==> flow/design.v <==
module clock(clk, reset, ballclk, plateclk, timeclk, refreshclk, dotmatrixclk,goalclk);
input clk;
input reset;
output ballclk, plateclk, timeclk, refreshclk, dotmatrixclk,goalclk;
reg ballclk, plateclk, timeclk, refreshclk, dotmatrixclk,goalclk;
reg [31:0]count1, count2, count3, count4, count5,count6;
always@(posedge clk)
begin
  if(!reset)
  begin
    count1 <= 32'd0; count2 <= 32'd0; count3 <= 32'd0;
    count4 <= 32'd0; count5 <= 32'd0; count6 <= 32'd0;
    timeclk <= 0; ballclk <= 0; plateclk <= 0;
    refreshclk <= 0; dotmatrixclk <= 0; goalclk <= 0;
  end
  else
  begin
   if(count1 == 32'd1000)
   begin
      count1 <= 32'd0;
      timeclk <= 1;
   end
   else
   begin
      count1 <= count1 + 32'd1;
		timeclk <= 0;
	end
	if(count2 == 32'd250)
   begin
      count2 <= 32'd0;
      ballclk <= 1;
   end
   else
   begin
      count2 <= count2 + 32'd1;
		ballclk <= 0;
	end
	if(count3 == 32'd500)
   begin
      count3 <= 32'd0;
      plateclk <= 1;
   end
   else
   begin
      count3 <= count3 + 32'd1;
		plateclk <= 0;
	end
	if(count4 == 32'd25)
   begin
      count4 <= 32'd0;
      refreshclk <= 1;
   end
   else
   begin
      count4 <= count4 + 32'd1;
		refreshclk <= 0;
	end
	if(count5 == 32'd4)
   begin
      count5 <= 32'd0;
      dotmatrixclk <= 1;
   end
   else
   begin
      count5 <= count5 + 32'd1;
		dotmatrixclk <= 0;
	end
	if(count6 == 32'd4000)
   begin
      count6 <= 32'd0;
      goalclk <= 1;
   end
   else
   begin
      count6 <= count6 + 32'd1;
		goalclk <= 0;
	end
  end
end
endmodule 
module plate(reset,clk,en,sw1,sw2,sw3,sw4,nextleftpos,nextrightpos);
input reset,clk,en, sw1, sw2, sw3, sw4;
output [7:0]nextleftpos, nextrightpos;  
reg [7:0]nextleftpos, nextrightpos;
always@(posedge clk)	
begin
	if(!reset)
		nextleftpos <=8'b00111000;
	else if(en)
	begin
		if(sw2)  
		begin
			if(sw1)	 
			begin
				if(nextleftpos == 8'b11100000) 
					nextleftpos <= nextleftpos;
				else 
					nextleftpos <= nextleftpos<<1;	
			end
			else	 
			begin
				if(nextleftpos == 8'b00000111)
					nextleftpos <= nextleftpos;
				else 
					nextleftpos <= nextleftpos>>1;
			end
		end
		else	 
			nextleftpos <= nextleftpos;
	end
end
always@(posedge clk)
begin
	if(!reset)
		nextrightpos<=8'b00111000;
	else if(en)
	begin
		if(sw4)	 
		begin
			if(sw3)	 
			begin	
				if(nextrightpos == 8'b11100000) 
					nextrightpos <= nextrightpos;
				else 
					nextrightpos <= nextrightpos<<1; 
			end
			else	 
			begin
				if(nextrightpos == 8'b00000111)
					nextrightpos <= nextrightpos;
				else 
					nextrightpos <= nextrightpos>>1;
			end
		end
		else	 
		begin
			nextrightpos <= nextrightpos;
		end	
	end
end
endmodule
module sevendisplay	(lscore,rscore,timecount,
							 out1,out2,out3,out4,out5,out6
							 );
input [6:0]lscore,rscore,timecount;  
output  [6:0] out1,out2,out3,out4,out5,out6;  
reg
[3:0]decimal_lscore,digit_lscore,  
decimal_rscore,digit_rscore,  
decimal_timecount,digit_timecount;  
reg
[6:0] out1,out2,out3,out4,out5,out6;
always@(*)	
begin
		decimal_lscore = lscore/10;  
		case(decimal_lscore)
			1:out1=7'b1111001;
			2:out1=7'b0100100;
			3:out1=7'b0110000;
			4:out1=7'b0011001;
			5:out1=7'b0010010;
			6:out1=7'b0000010;
			7:out1=7'b1111000;
			8:out1=7'b0000000;
			9:out1=7'b0010000;
			default:out1=7'b1000000;
		endcase
		digit_lscore = lscore%10;  
		case(digit_lscore)
			1:out2=7'b1111001;
			2:out2=7'b0100100;
			3:out2=7'b0110000;
			4:out2=7'b0011001;
			5:out2=7'b0010010;
			6:out2=7'b0000010;
			7:out2=7'b1111000;
			8:out2=7'b0000000;
			9:out2=7'b0010000;
			default:out2=7'b1000000;
		endcase
end
always@(*)	
begin
		decimal_rscore = rscore/10;
		case(decimal_rscore)
			1:out3=7'b1111001;
			2:out3=7'b0100100;
			3:out3=7'b0110000;
			4:out3=7'b0011001;
			5:out3=7'b0010010;
			6:out3=7'b0000010;
			7:out3=7'b1111000;
			8:out3=7'b0000000;
			9:out3=7'b0010000;
			default:out3=7'b1000000;
		endcase
		digit_rscore = rscore%10;
		case(digit_rscore)
			1:out4=7'b1111001;
			2:out4=7'b0100100;
			3:out4=7'b0110000;
			4:out4=7'b0011001;
			5:out4=7'b0010010;
			6:out4=7'b0000010;
			7:out4=7'b1111000;
			8:out4=7'b0000000;
			9:out4=7'b0010000;
			default:out4=7'b1000000;
		endcase
end
always@(*)	
begin	
		decimal_timecount = timecount/10;
		case(decimal_timecount)
			1:out5=7'b1111001;
			2:out5=7'b0100100;
			3:out5=7'b0110000;
			4:out5=7'b0011001;
			5:out5=7'b0010010;
			6:out5=7'b0000010;
			7:out5=7'b1111000;
			8:out5=7'b0000000;
			9:out5=7'b0010000;
			default:out5=7'b1000000;
		endcase
		digit_timecount = timecount%10;
		case(digit_timecount)
			1:out6=7'b1111001;
			2:out6=7'b0100100;
			3:out6=7'b0110000;
			4:out6=7'b0011001;
			5:out6=7'b0010010;
			6:out6=7'b0000010;
			7:out6=7'b1111000;
			8:out6=7'b0000000;
			9:out6=7'b0010000;
			default:out6=7'b1000000;
		endcase
end
endmodule
module dotmatrix(clk,reset,en,gamestate,dot_row,dot0_col,dot1_col,
                      my_plate,enemy_plate,x,y, 
                      rscore,lscore);
    input clk;
    input reset, en;
    input [1:0]gamestate;
    input [3:0]x;
    input [2:0]y;
    input [7:0]my_plate;
    input [7:0]enemy_plate;
    input [6:0]rscore,lscore;
    output [7:0]dot_row;
    output [7:0]dot0_col,dot1_col;
    reg [7:0]dot_row;
    reg [7:0]dot0_col;
    reg [7:0]dot1_col;
    reg [3:0] step;
	 reg [15:0] dot_col;
    always@(posedge clk)
    if(!reset)
    begin
			step = 4'd0;
			dot_row = 8'b11111111;
			{dot0_col,dot1_col} = 16'd0;
			dot_col = 16'd0;
    end
    else if(en)
    begin
			if (step == 4'd0) 
				step = 4'd15;
			else 
				step = step - 4'd1;
			dot_row = 8'b11111111;
			{dot0_col,dot1_col} = dot_col;
			dot_col = 16'b00000000_00000000;
			case(gamestate)
				0: 
				begin
					dot_col[step] = 1;
					case (step)
						15:dot_row=8'b11111111;
						14:dot_row=8'b00011111;
						13:dot_row=8'b10111111;
						12:dot_row=8'b00011111;
						11:dot_row=8'b11111000;
						10:dot_row=8'b11111010;
						9: dot_row=8'b11111000;
						8: dot_row=8'b00011111;
						7: dot_row=8'b01011111;
						6: dot_row=8'b01011111;
						5: dot_row=8'b11111000;
						4: dot_row=8'b11111101;
						3: dot_row=8'b11111010;
						2: dot_row=8'b01111111;
						1: dot_row=8'b10011111;
						0: dot_row=8'b01111111;
					endcase	
				end
            1: 
            begin
					dot_col[step] = 1;
					case(x)
						1:
						case (step)
							14:dot_row= ~enemy_plate;
							15:dot_row= ~my_plate;
							13:dot_row= ~(8'b00000001<<y);
							12:dot_row=8'b11111111;
							11:dot_row=8'b11111111;
							10:dot_row=8'b11111111;
							9: dot_row=8'b11111111;
							8: dot_row=8'b11111111;
							7: dot_row=8'b11111111;
							6: dot_row=8'b11111111;
							5: dot_row=8'b11111111;
							4: dot_row=8'b11111111;
							3: dot_row=8'b11111111;
							2: dot_row=8'b11111111;
							1: dot_row=8'b11111111;
							0: dot_row=8'b11111111;
						endcase	
						2:
						case (step)
							14:dot_row= ~enemy_plate;
							15:dot_row= ~my_plate;
							13:dot_row=8'b11111111;
							12:dot_row= ~(8'b00000001<<y);
							11:dot_row=8'b11111111;
							10:dot_row=8'b11111111;
							9: dot_row=8'b11111111;
							8: dot_row=8'b11111111;
							7: dot_row=8'b11111111;
							6: dot_row=8'b11111111;
							5: dot_row=8'b11111111;
							4: dot_row=8'b11111111;
							3: dot_row=8'b11111111;
							2: dot_row=8'b11111111;
							1: dot_row=8'b11111111;
							0: dot_row=8'b11111111;
						endcase	
						3:
						case (step)
							14:dot_row= ~enemy_plate;
							15:dot_row= ~my_plate;
							13:dot_row=8'b11111111;
							12:dot_row=8'b11111111; 
							11:dot_row=~(8'b00000001<<y);
							10:dot_row=8'b11111111;
							9: dot_row=8'b11111111;
							8: dot_row=8'b11111111;
							7: dot_row=8'b11111111;
							6: dot_row=8'b11111111;
							5: dot_row=8'b11111111;
							4: dot_row=8'b11111111;
							3: dot_row=8'b11111111;
							2: dot_row=8'b11111111;
							1: dot_row=8'b11111111;
							0: dot_row=8'b11111111;
						endcase
						4:
						case (step)
							14:dot_row= ~enemy_plate;
							15:dot_row= ~my_plate;
							13:dot_row=8'b11111111;
							12:dot_row=8'b11111111; 
							11:dot_row=8'b11111111; 
							10:dot_row=~(8'b00000001<<y);
							9: dot_row=8'b11111111;
							8: dot_row=8'b11111111;
							7: dot_row=8'b11111111;
							6: dot_row=8'b11111111;
							5: dot_row=8'b11111111;
							4: dot_row=8'b11111111;
							3: dot_row=8'b11111111;
							2: dot_row=8'b11111111;
							1: dot_row=8'b11111111;
							0: dot_row=8'b11111111;
						endcase	
						5:
						case (step)
							14:dot_row= ~enemy_plate;
							15:dot_row= ~my_plate;
							13:dot_row=8'b11111111;
							12:dot_row=8'b11111111; 
							11:dot_row=8'b11111111; 
							10:dot_row=8'b11111111;
							9: dot_row=~(8'b00000001<<y);
							8: dot_row=8'b11111111;
							7: dot_row=8'b11111111;
							6: dot_row=8'b11111111;
							5: dot_row=8'b11111111;
							4: dot_row=8'b11111111;
							3: dot_row=8'b11111111;
							2: dot_row=8'b11111111;
							1: dot_row=8'b11111111;
							0: dot_row=8'b11111111;
						endcase	
						6:
						case (step)
							14:dot_row= ~enemy_plate;
							15:dot_row= ~my_plate;
							13:dot_row=8'b11111111;
							12:dot_row=8'b11111111; 
							11:dot_row=8'b11111111; 
							10:dot_row=8'b11111111;
							9: dot_row=8'b11111111;
							8: dot_row=~(8'b00000001<<y);
							7: dot_row=8'b11111111;
							6: dot_row=8'b11111111;
							5: dot_row=8'b11111111;
							4: dot_row=8'b11111111;
							3: dot_row=8'b11111111;
							2: dot_row=8'b11111111;
							1: dot_row=8'b11111111;
							0: dot_row=8'b11111111;	
						endcase	
						7:
						case (step)
							14:dot_row= ~enemy_plate;
							15:dot_row= ~my_plate;
							13:dot_row=8'b11111111;
							12:dot_row=8'b11111111; 
							11:dot_row=8'b11111111; 
							10:dot_row=8'b11111111;
							9: dot_row=8'b11111111;
							8: dot_row=8'b11111111;
							7: dot_row=~(8'b00000001<<y);
							6: dot_row=8'b11111111;
							5: dot_row=8'b11111111;
							4: dot_row=8'b11111111;
							3: dot_row=8'b11111111;
							2: dot_row=8'b11111111;
							1: dot_row=8'b11111111;
							0: dot_row=8'b11111111;
						endcase	
						8:
						case (step)
							14:dot_row= ~enemy_plate;
							15:dot_row= ~my_plate;
							13:dot_row=8'b11111111;
							12:dot_row=8'b11111111; 
							11:dot_row=8'b11111111; 
							10:dot_row=8'b11111111;
							9: dot_row=8'b11111111;
							8: dot_row=8'b11111111;
							7: dot_row=8'b11111111;
							6: dot_row=~(8'b00000001<<y);
							5: dot_row=8'b11111111;
							4: dot_row=8'b11111111;
							3: dot_row=8'b11111111;
							2: dot_row=8'b11111111;
							1: dot_row=8'b11111111;
							0: dot_row=8'b11111111;
						endcase	
						9:
						case (step)
							14:dot_row= ~enemy_plate;
							15:dot_row= ~my_plate;
							13:dot_row=8'b11111111;
							12:dot_row=8'b11111111; 
							11:dot_row=8'b11111111; 
							10:dot_row=8'b11111111;
							9: dot_row=8'b11111111;
							8: dot_row=8'b11111111;
							7: dot_row=8'b11111111;
							6: dot_row=8'b11111111;
							5: dot_row=~(8'b00000001<<y);
							4: dot_row=8'b11111111;
							3: dot_row=8'b11111111;
							2: dot_row=8'b11111111;
							1: dot_row=8'b11111111;
							0: dot_row=8'b11111111;
						endcase	
						10:
						case (step)
							14:dot_row= ~enemy_plate;
							15:dot_row= ~my_plate;
							13:dot_row=8'b11111111;
							12:dot_row=8'b11111111; 
							11:dot_row=8'b11111111; 
							10:dot_row=8'b11111111;
							9: dot_row=8'b11111111;
							8: dot_row=8'b11111111;
							7: dot_row=8'b11111111;
							6: dot_row=8'b11111111;
							5: dot_row=8'b11111111;
							4: dot_row=~(8'b00000001<<y);
							3: dot_row=8'b11111111;
							2: dot_row=8'b11111111;
							1: dot_row=8'b11111111;
							0: dot_row=8'b11111111;
						endcase	
						11:
						case (step)
							14:dot_row= ~enemy_plate;
							15:dot_row= ~my_plate;
							13:dot_row=8'b11111111;
							12:dot_row=8'b11111111; 
							11:dot_row=8'b11111111; 
							10:dot_row=8'b11111111;
							9: dot_row=8'b11111111;
							8: dot_row=8'b11111111;
							7: dot_row=8'b11111111;
							6: dot_row=8'b11111111;
							5: dot_row=8'b11111111;
							4: dot_row=8'b11111111;
							3: dot_row=~(8'b00000001<<y);
							2: dot_row=8'b11111111;
							1: dot_row=8'b11111111;
							0: dot_row=8'b11111111;
						endcase	
						12:
						case (step)
							14:dot_row= ~enemy_plate;
							15:dot_row= ~my_plate;
							13:dot_row=8'b11111111;
							12:dot_row=8'b11111111; 
							11:dot_row=8'b11111111; 
							10:dot_row=8'b11111111;
							9: dot_row=8'b11111111;
							8: dot_row=8'b11111111;
							7: dot_row=8'b11111111;
							6: dot_row=8'b11111111;
							5: dot_row=8'b11111111;
							4: dot_row=8'b11111111;
							3: dot_row=8'b11111111;
							2: dot_row=~(8'b00000001<<y);
							1: dot_row=8'b11111111;
							0: dot_row=8'b11111111;
						endcase	
						13:
						case (step)
							14:dot_row= ~enemy_plate;
							15:dot_row= ~my_plate;
							13:dot_row=8'b11111111;
							12:dot_row=8'b11111111; 
							11:dot_row=8'b11111111; 
							10:dot_row=8'b11111111;
							9: dot_row=8'b11111111;
							8: dot_row=8'b11111111;
							7: dot_row=8'b11111111;
							6: dot_row=8'b11111111;
							5: dot_row=8'b11111111;
							4: dot_row=8'b11111111;
							3: dot_row=8'b11111111;
							2: dot_row=8'b11111111;
							1: dot_row=~(8'b00000001<<y);
							0: dot_row=8'b11111111;
						endcase	
						14:
						case (step)
							14:dot_row= ~enemy_plate;
							15:dot_row= ~my_plate;
							13:dot_row=8'b11111111;
							12:dot_row=8'b11111111; 
							11:dot_row=8'b11111111; 
							10:dot_row=8'b11111111;
							9: dot_row=8'b11111111;
							8: dot_row=8'b11111111;
							7: dot_row=8'b11111111;
							6: dot_row=8'b11111111;
							5: dot_row=8'b11111111;
							4: dot_row=8'b11111111;
							3: dot_row=8'b11111111;
							2: dot_row=8'b11111111;
							1: dot_row=8'b11111111;
							0: dot_row=~(8'b00000001<<y);
						endcase	
					endcase      
            end 
            2:
            begin
               if(rscore == lscore)
					begin
						dot_col[step] = 1;
						case (step)
							15:dot_row=8'b11111111;
							14:dot_row=8'b11111111;
							13:dot_row=8'b10000001;
							12:dot_row=8'b10111110;
							11:dot_row=8'b10111110;
							10:dot_row=8'b11011101;
							9: dot_row=8'b11100011;
							8: dot_row=8'b11111111;
							7: dot_row=8'b11111111;
							6: dot_row=8'b11111111;
							5: dot_row=8'b10000001;
							4: dot_row=8'b10111110;
							3: dot_row=8'b10111110;
							2: dot_row=8'b11011101;
							1: dot_row=8'b11100011;
							0: dot_row=8'b11111111;
						endcase	
					end
               else if(rscore > lscore) 
               begin
						dot_col[step] = 1;
						case (step)
							15:dot_row=8'b11111111;
							14:dot_row=8'b11111111;
							13:dot_row=8'b11111111;
							12:dot_row=8'b11111111;
							11:dot_row=8'b11111111;
							10:dot_row=8'b11111111;
							9: dot_row=8'b11111111;
							8: dot_row=8'b11111111;
							7: dot_row=8'b11111111;
							6: dot_row=8'b10001111;
							5: dot_row=8'b11100011;
							4: dot_row=8'b11111001;
							3: dot_row=8'b11000111;
							2: dot_row=8'b11111001;
							1: dot_row=8'b11100011;
							0: dot_row=8'b10001111;
						endcase	
					end               
               else
					begin
						dot_col[step] = 1;
						case (step)
							15:dot_row=8'b11111111;
							14:dot_row=8'b10001111;
							13:dot_row=8'b11100011;
							12:dot_row=8'b11111001;
							11:dot_row=8'b11000111;
							10:dot_row=8'b11111001;
							9: dot_row=8'b11100011;
							8: dot_row=8'b10001111;
							7: dot_row=8'b11111111;
							6: dot_row=8'b11111111;
							5: dot_row=8'b11111111;
							4: dot_row=8'b11111111;
							3: dot_row=8'b11111111;
							2: dot_row=8'b11111111;
							1: dot_row=8'b11111111;
							0: dot_row=8'b11111111;
						endcase	
					end	
            end
        endcase 
   end      
endmodule 
module Final_Project(reset,sw1,sw2,sw3,sw4,FPGA_clk,dot_row,dot0_col,dot1_col,
							out1, out2, out3, out4, out5, out6);
input FPGA_clk;	 
input reset, sw1, sw2, sw3, sw4; 
output [7:0]dot_row, dot0_col, dot1_col;
output [6:0]out1, out2, out3, out4, out5, out6;
reg [3:0]x;	 
reg move_x;	 
reg [1:0]move_y;	 
reg [2:0]y;	 
reg [1:0]gamestate;	 
reg [6:0]timecount;  
reg [6:0]lscore, rscore;
reg [3:0]x_q;
reg [2:0]y_q;
reg [1:0]gamestate_q;
reg [6:0]lscore_q, rscore_q;
wire [7:0]my_plate, enemy_plate; 
wire ballclk;
wire plateclk;
wire timeclk;
wire refreshclk;	
wire dotmatrixclk;
wire goalclk;
wire [7:0]dot_row, dot0_col, dot1_col;
wire [6:0]out1, out2, out3, out4, out5, out6;
dotmatrix DOT(.clk(FPGA_clk), .reset(reset), .en(dotmatrixclk), .gamestate(gamestate_q), .dot_row(dot_row), 
				  .dot0_col(dot0_col), .dot1_col(dot1_col), .my_plate(my_plate),
				  .rscore(rscore_q), .lscore(lscore_q),
				  .enemy_plate(enemy_plate), .x(x_q), .y(y_q));
plate PLA (.reset(reset), .clk(FPGA_clk), .en(plateclk), .sw1(sw1), .sw2(sw2), .sw3(sw3), .sw4(sw4), 
			  .nextleftpos(my_plate), .nextrightpos(enemy_plate));
sevendisplay SEV(.lscore(lscore), .rscore(rscore), .timecount(timecount),
					  .out1(out1), .out2(out2), .out3(out3), .out4(out4),
					  .out5(out5), .out6(out6));
clock CLK(.clk(FPGA_clk), .reset(reset), .ballclk(ballclk), .plateclk(plateclk),
			 .timeclk(timeclk), .refreshclk(refreshclk), .dotmatrixclk(dotmatrixclk),.goalclk(goalclk));	
	always@(posedge FPGA_clk) 	 
	begin						 
		if(!reset)				 
		begin
			timecount = 7'd5;
			move_x = 1'b1;
			move_y = 2'd2;
			x = 4'd14;
			y = 3'd3;
			lscore = 0;
			rscore = 0;
			gamestate = 2'd0;
		end
		else						 
		begin					 
			if(gamestate == 2'd0)	
			begin
				if(timeclk)
				begin
					if(timecount == 7'd0)
					begin
						timecount = 7'd99; 
						gamestate = 2'd1;
					end
					else
					begin
						if(timeclk)
						begin	
							timecount = timecount - 7'd1;
						end
						else
							timecount = timecount;
					end	
				end
				else
				begin
					timecount = timecount;
				end
			end
			else if(gamestate == 2'd1)	
			begin	
				if(timeclk)
				begin
					if(timecount == 7'd0)
							gamestate = 2'd2;
					else
					begin
							timecount = timecount - 7'd1;
					end
				end
				if(ballclk)
				begin	
					case(move_x)			 
					0:
					begin
						if(x == 4'd14)
						begin
							move_x = 1'd1;
							if((my_plate >> y) == 3'd7) 
							begin
								move_y = 2'd1;
								if(y == 3'd0)
									move_y = 2'd3;	
							end
							else if((my_plate >> y) == 3'd3)
								move_y = 2'd2;
							else if((my_plate >> y) == 3'd1)
							begin
								move_y = 2'd3;
								if(y == 3'd7)
									move_y = 2'd1;
							end
							else
							begin
								lscore = lscore + 7'd1;
								gamestate = 2'd3; 
							end	
						end									
						else
							move_x = 1'd0;
						x = x + 4'd1;
						end
					1:							 
					begin
						if(x == 4'd1)
						begin
							move_x = 1'd0;
							if((enemy_plate >> y) == 3'd7)
							begin
								move_y = 2'd1;
								if(y == 3'd0)
									move_y = 2'd3;	
							end
							else if((enemy_plate >> y) == 3'd3)
								move_y = 2'd2;
							else if((enemy_plate >> y) == 3'd1)
							begin
								move_y = 2'd3;
								if(y == 3'd7)
									move_y = 2'd1;
							end
							else
							begin
								rscore = rscore + 7'd1;
								gamestate = 2'd3; 
							end
						end
						else
							move_x = 1'd1;
						x = x - 4'd1;
					end
					endcase	
					if(move_y == 2'd1)			 
					begin
						if(y == 3'd0)
							move_y = 2'd3;
						else	
							y = y - 3'd1;
					end	
					else if(move_y == 2'd3)
					begin
						if(y == 3'd7)
							move_y = 2'd1;
						else
							y = y + 3'd1;
					end
					else
						y = y;
				end
				else
				begin
					move_x = move_x;
					move_y = move_y;
					x = x;
					y = y;
				end
			end
			else if (gamestate == 2'd2)
			begin
				rscore = rscore;
				lscore = lscore;
				timecount = timecount;
			end
			else 
			begin
				if(goalclk)
				begin
					move_x = 1'b1;
					move_y = 2'd2;
					x = 4'd14;
					y = 3'd3;
					gamestate = 2'd1;
				end
				else
					gamestate = 2'd3;
			end
		end
		x_q <= x;
		y_q <= y;
		gamestate_q <= gamestate;
		lscore_q <= lscore;
		rscore_q <= rscore;
	end
endmodule 
Reports on Final_Project
The steps from the RTL of Final_Project to its reports follow in flow order.
Line numbers count from 1 in the design file above.
Library cell names are shortened.
A cell with - has no value.

design
  top module = Final_Project
  clock = FPGA_clk
  cell library = sky130hd
  timing corner = tt_025C_1v80

After elaboration
Yosys after proc, flatten, opt, wreduce and memory -nomap, before mapping. Memory bits, and registers merged into a memory's read port (data or address), are not among the register bits. Print and check cells are not counted.
Memory sizes are those after Yosys's memory passes, which may raise the word count (mostly to a power of two), join words into wider ones and drop unused or constant bits.

word-level totals
  register bits after elaboration = 258
  bits of input ports = 6
  word-level cells = 282
  bits in read-only memories = 1072
  output and inout bits = 66
  memories kept = 10

cells by class
  reductions and logical operators = 35
  $lt $le $gt $ge = 1
  div/mod/pow operators = 6
  $add $sub $neg = 14
  multiplexer cells = 110
  shift operators = 4
  equal/unequal tests = 71
  bitwise logic cells = 6

memory list
  memory            depth  bits a word  read ports  write ports  RTL line  source
  (name not given)  16     7            1           0            576       case (step)
  (name not given)  16     7            1           0            214       case(decimal_timecount)
  (name not given)  16     7            1           0            227       case(digit_timecount)
  (name not given)  16     7            1           0            185
  (name not given)  16     7            1           0            198
  (name not given)  16     7            1           0            156

Memories not listed: 4.

operator list
  operator                                                number
  parallel mux 8 bit (select 4 bit)                       14
  divider 7 x 4 -> 32 bit (second input constant)         3
  modulo 7 x 4 -> 32 bit (second input constant)          3
  OR reduction 13 bit                                     14
  adder 32 x 1 -> 32 bit (second input constant)          5
  parallel mux 8 bit (select 14 bit)                      1
  2-to-1 mux 7 bit                                        16
  2-to-1 mux 2 bit                                        39
  2-to-1 mux 8 bit                                        8
  equality test 4 bit (second input constant)             15
  equality test 32 x 10 -> 1 bit (second input constant)  1
  equality test 32 x 12 -> 1 bit (second input constant)  1
  equality test 32 x 3 -> 1 bit (second input constant)   1
  equality test 32 x 8 -> 1 bit (second input constant)   1
  equality test 32 x 9 -> 1 bit (second input constant)   1
  equality test 4 x 3 -> 1 bit (second input constant)    8
  equality test 8 x 3 -> 1 bit (second input constant)    4
  2-to-1 mux 4 bit                                        7
  != test 2 bit (second input constant)                   13
  NOT 8 bit                                               3
  parallel mux 8 bit (select 3 bit)                       1
  2-to-1 mux 3 bit                                        8
  variable shift 1 x 5 -> 16 bit (first input constant)   1
  equality test 4 x 2 -> 1 bit (second input constant)    4
  equality test 8 x 1 -> 1 bit (second input constant)    2
  equality test 8 x 2 -> 1 bit (second input constant)    2
  >> shifter 8 x 3 -> 8 bit                               2
  equality test 8 bit (second input constant)             2

Other operator kinds: 35; their cells: 67.

Logic depth
Depth = most cells in a row (Yosys ltp): at word level without a register or memory, in the mapped netlist without a sequential cell, where the memories' decode and read muxes count.

depth
  word-level depth = 16
  ABC_AREA = 0
  gate-level depth with buffers = 17
  gate-level depth less buffers = 15

Netlist
The flow's flattened synthesis, as Yosys stat reports it; memories are mapped. The netlist is that of the ABC_AREA named above (0 if unset); the other value can give another one.

synthesis totals
  buffer cells = 145
  area of sequential cells = 5265.0 sq um
  flip-flops = 263
  mapped cells = 2398
  cell area after synthesis = 17962.2 sq um

cells by type
  cell      number  total area (sq um)
  dfxtp_1   263     5265.05
  nor2_1    324     1.22E+03
  a21oi_1   233     1.17E+03
  xor2_1    110     963.424
  nand2_1   225     844.56
  ha_1      67      838.304
  xnor2_1   63      551.779
  mux2i_1   53      530.509
  nand3_1   98      490.47
  o21ai_0   87      435.418
  clkbuf_1  109     409.142
  and3_1    50      312.8
  nand4_1   46      287.776
  a211oi_1  38      285.274
  nor4_1    41      256.496
  nor3_1    50      250.24
  inv_1     65      243.984
  nor2b_1   33      206.448

Not listed: further types 85, cells in them 443.
The figures by module come from a second, unflattened synthesis with its own total; it is not the netlist above.

unflattened totals
  cell total of the unflattened synthesis = 2759
  area total of the unflattened synthesis = 21229.1 sq um

Rows give one instance, submodules left out.

by module
  module         area (sq um)  seq. area (sq um)  cells  times used
  clock          9382.7        3963.8             1117   1
  dotmatrix      5286.3        880.8              772    1
  Final_Project  2855.2        720.7              358    1
  sevendisplay   2810.2        0.0                421    1
  plate          894.6         320.3              91     1

Worst setup path after synthesis
Source: OpenSTA report_checks on the synthesized netlist (no wires, ideal clock, input and output delay 20% of the period each), path of least setup slack; recovery checks are left aside. Register names are those of the netlist, which keeps one name where synthesis merged equal registers.

timing post-synthesis
  path kind = flip-flop to output port
  from = reg timecount[5]
  to = out out6[1]
  path slack = 4.679 ns
  arrival = 3.321 ns
  time at the first pin = 0.000 ns
  buffers on the path = 1
  required time = 8.000 ns
  output delay = 2.000 ns
  path delay = 3.321 ns
  stages = 15
  clock period = 10.0 ns
  synthesis period reached = 5.321 ns

"path delay" is the arrival time less input delay plus setup time.
At an output port there is no setup time.
"stages" counts driving pins, that of a launching flip-flop among them; a cell with two outputs on the path counts twice.
"synthesis period reached" = period - worst setup slack (recovery checks aside). The figure is calculated, with input and output delays left at 20% of the set period.
The rows between start and end are the longest chain of elaborated cells between them; the timing report does not say that the signal goes this way. Where chains are equally long, one stands for them.
A line is the first line of the expression or statement that the cell stems from. Yosys adds cells for indexed reads and writes and turns some case tables into memories.
A memory read counts as a cell of the chain, while the word-level depth stops at memories.
A register here has more assigning lines than the two given.

between the ends, post-synthesis
  path through = dfxtp_1 > buf_2 > nor2_1 > inv_2 > ha_1 > nand3b_1 > a22oi_2 > maj3_1 > nand2_1 > o311ai_2 > xnor2_1 > ha_1 > or2_2 > mux2_2 > nor3b_1
  length of the longest elaborated chain = 2
  elaborated cells on any way between the ends = 2
  source lines of those cells = 2
  those cells by class = div (1); memory (1)

RTL lines, path post-synthesis
  element                 RTL line  source
  from (decl)             654       reg [6:0]timecount;
  from (assign)           708       timecount = timecount - 7'd1;
  from (assign)           711       timecount = timecount;
  modulo 7 x 4 -> 32 bit  226       digit_timecount = timecount%10;
  memory (16 x 7 bit)     227       case(digit_timecount)
  to (decl)               648       output [6:0]out1, out2, out3, out4, out5, out6;

Path in the finished layout
From the final timing report of record 1: the path of least setup slack in the routed layout; clock arrival at registers is part of the times.

timing post-layout
  path kind = flip-flop to output port
  from = reg (no name shown)
  to = out out4[3]
  clock period = 6.6 ns
  output delay = 1.32 ns
  path slack = 0.47 ns
  stages = 17
  buffers on the path = 2
  required time = 5.28 ns
  arrival = 4.81 ns
  time at the first pin = 0.52 ns

The rows between start and end are the longest chain of elaborated cells between them; the timing report does not say that the signal goes this way. Where chains are equally long, one stands for them.
A memory read counts as a cell of the chain, while the word-level depth stops at memories.

between the ends, post-layout
  path through = dfxtp_1 > buf_4 > nor2_1 > inv_1 > ha_1 > nand2b_1 > o21ai_1 > o21ai_1 > a21boi_4 > xor2_1 > a211oi_1 > o22ai_1 > inv_1 > ha_1 > nand2b_1 > a21oi_1 > clkdlybuf4s50_1
  length of the longest elaborated chain = 2
  elaborated cells on any way between the ends = 2
  source lines of those cells = 2
  those cells by class = div (1); memory (1)

RTL lines, path post-layout
  element                 RTL line  source
  from (decl)             655
  from (assign)           783
  from (assign)           819
  modulo 7 x 4 -> 32 bit  197
  memory (16 x 7 bit)     198
  to (decl)               648       output [6:0]out1, out2, out3, out4, out5, out6;

Design Final_Project on sky130hd. What follows are 3 stored runs of the flow, each under its own settings; their order means nothing. The constraints put input and output delay at 20% of the set period each and load the outputs with 0.01 pF.
"achieved clock period (ns)" means the clock period less the worst setup slack. The figure is calculated, with input and output delays left at 20% of the set period.
"worst setup path time (ns)" = time allowed to the worst setup path (clock period - input delay - output delay, where it has them) - its slack; a late launch clock adds to it, a late capture clock takes from it.
"finish__power__total": no workload was simulated; the value follows from the tool's default switching activity.

settings of record 1
{
  "CORE_UTILIZATION": 48,
  "GPL_TIMING_DRIVEN": 0,
  "MAX_ROUTING_LAYER": "met4",
  "PLACE_DENSITY_LB_ADDON": 0.09,
  "SLEW_MARGIN": 40,
  "period_ns": 6.6,
  "CAP_MARGIN": 20,
  "CORE_MARGIN": 2
}
report of record 1
yosys chip area after synthesis (um^2): 17962.2
finish__design__die__area: 38984.5
finish__design__instance__area__stdcell: 20322.0
finish__design__instance__utilization: 0.5538
finish__timing__setup__ws: 0.469
finish__timing__setup__tns: 0.000
finish__timing__hold__ws: 0.459
finish__power__total: 3.663e-03
achieved clock period (ns): 6.131
worst setup path time (ns): 4.81
worst setup path kind: flip-flop to output port

settings of record 2
{
  "ABC_AREA": 1,
  "CORE_ASPECT_RATIO": 1.02,
  "CORE_MARGIN": 3,
  "CORE_UTILIZATION": 42,
  "CTS_CLUSTER_DIAMETER": 210,
  "GPL_ROUTABILITY_DRIVEN": 1,
  "GPL_TIMING_DRIVEN": 1,
  "MAX_ROUTING_LAYER": "met5",
  "MIN_ROUTING_LAYER": "met2",
  "PLACE_DENSITY_LB_ADDON": 0.02,
  "SLEW_MARGIN": 25,
  "TNS_END_PERCENT": 80,
  "period_ns": 4.07,
  "CAP_MARGIN": 20
}
report of record 2
yosys chip area after synthesis (um^2): 19538.7
finish__design__die__area: 49144.1
finish__design__instance__area__stdcell: 23892.9
finish__design__instance__utilization: 0.5221
finish__timing__setup__ws: -0.256
finish__timing__setup__tns: -5.523
finish__timing__hold__ws: 0.457
finish__power__total: 6.178e-03
achieved clock period (ns): 4.326
worst setup path time (ns): 3.51
worst setup path kind: flip-flop to output port

settings of record 3
{
  "ABC_AREA": 1,
  "CORE_UTILIZATION": 40,
  "HOLD_SLACK_MARGIN": 0.09,
  "period_ns": 10.0,
  "CAP_MARGIN": 20,
  "CORE_MARGIN": 2,
  "SLEW_MARGIN": 20
}
report of record 3
yosys chip area after synthesis (um^2): 19538.7
finish__design__die__area: 50631.8
finish__design__instance__area__stdcell: 21680.8
finish__design__instance__utilization: 0.4522
finish__timing__setup__ws: 3.527
finish__timing__setup__tns: 0.000
finish__timing__hold__ws: 0.461
finish__power__total: 2.435e-03
achieved clock period (ns): 6.473
worst setup path time (ns): 4.47
worst setup path kind: flip-flop to output port
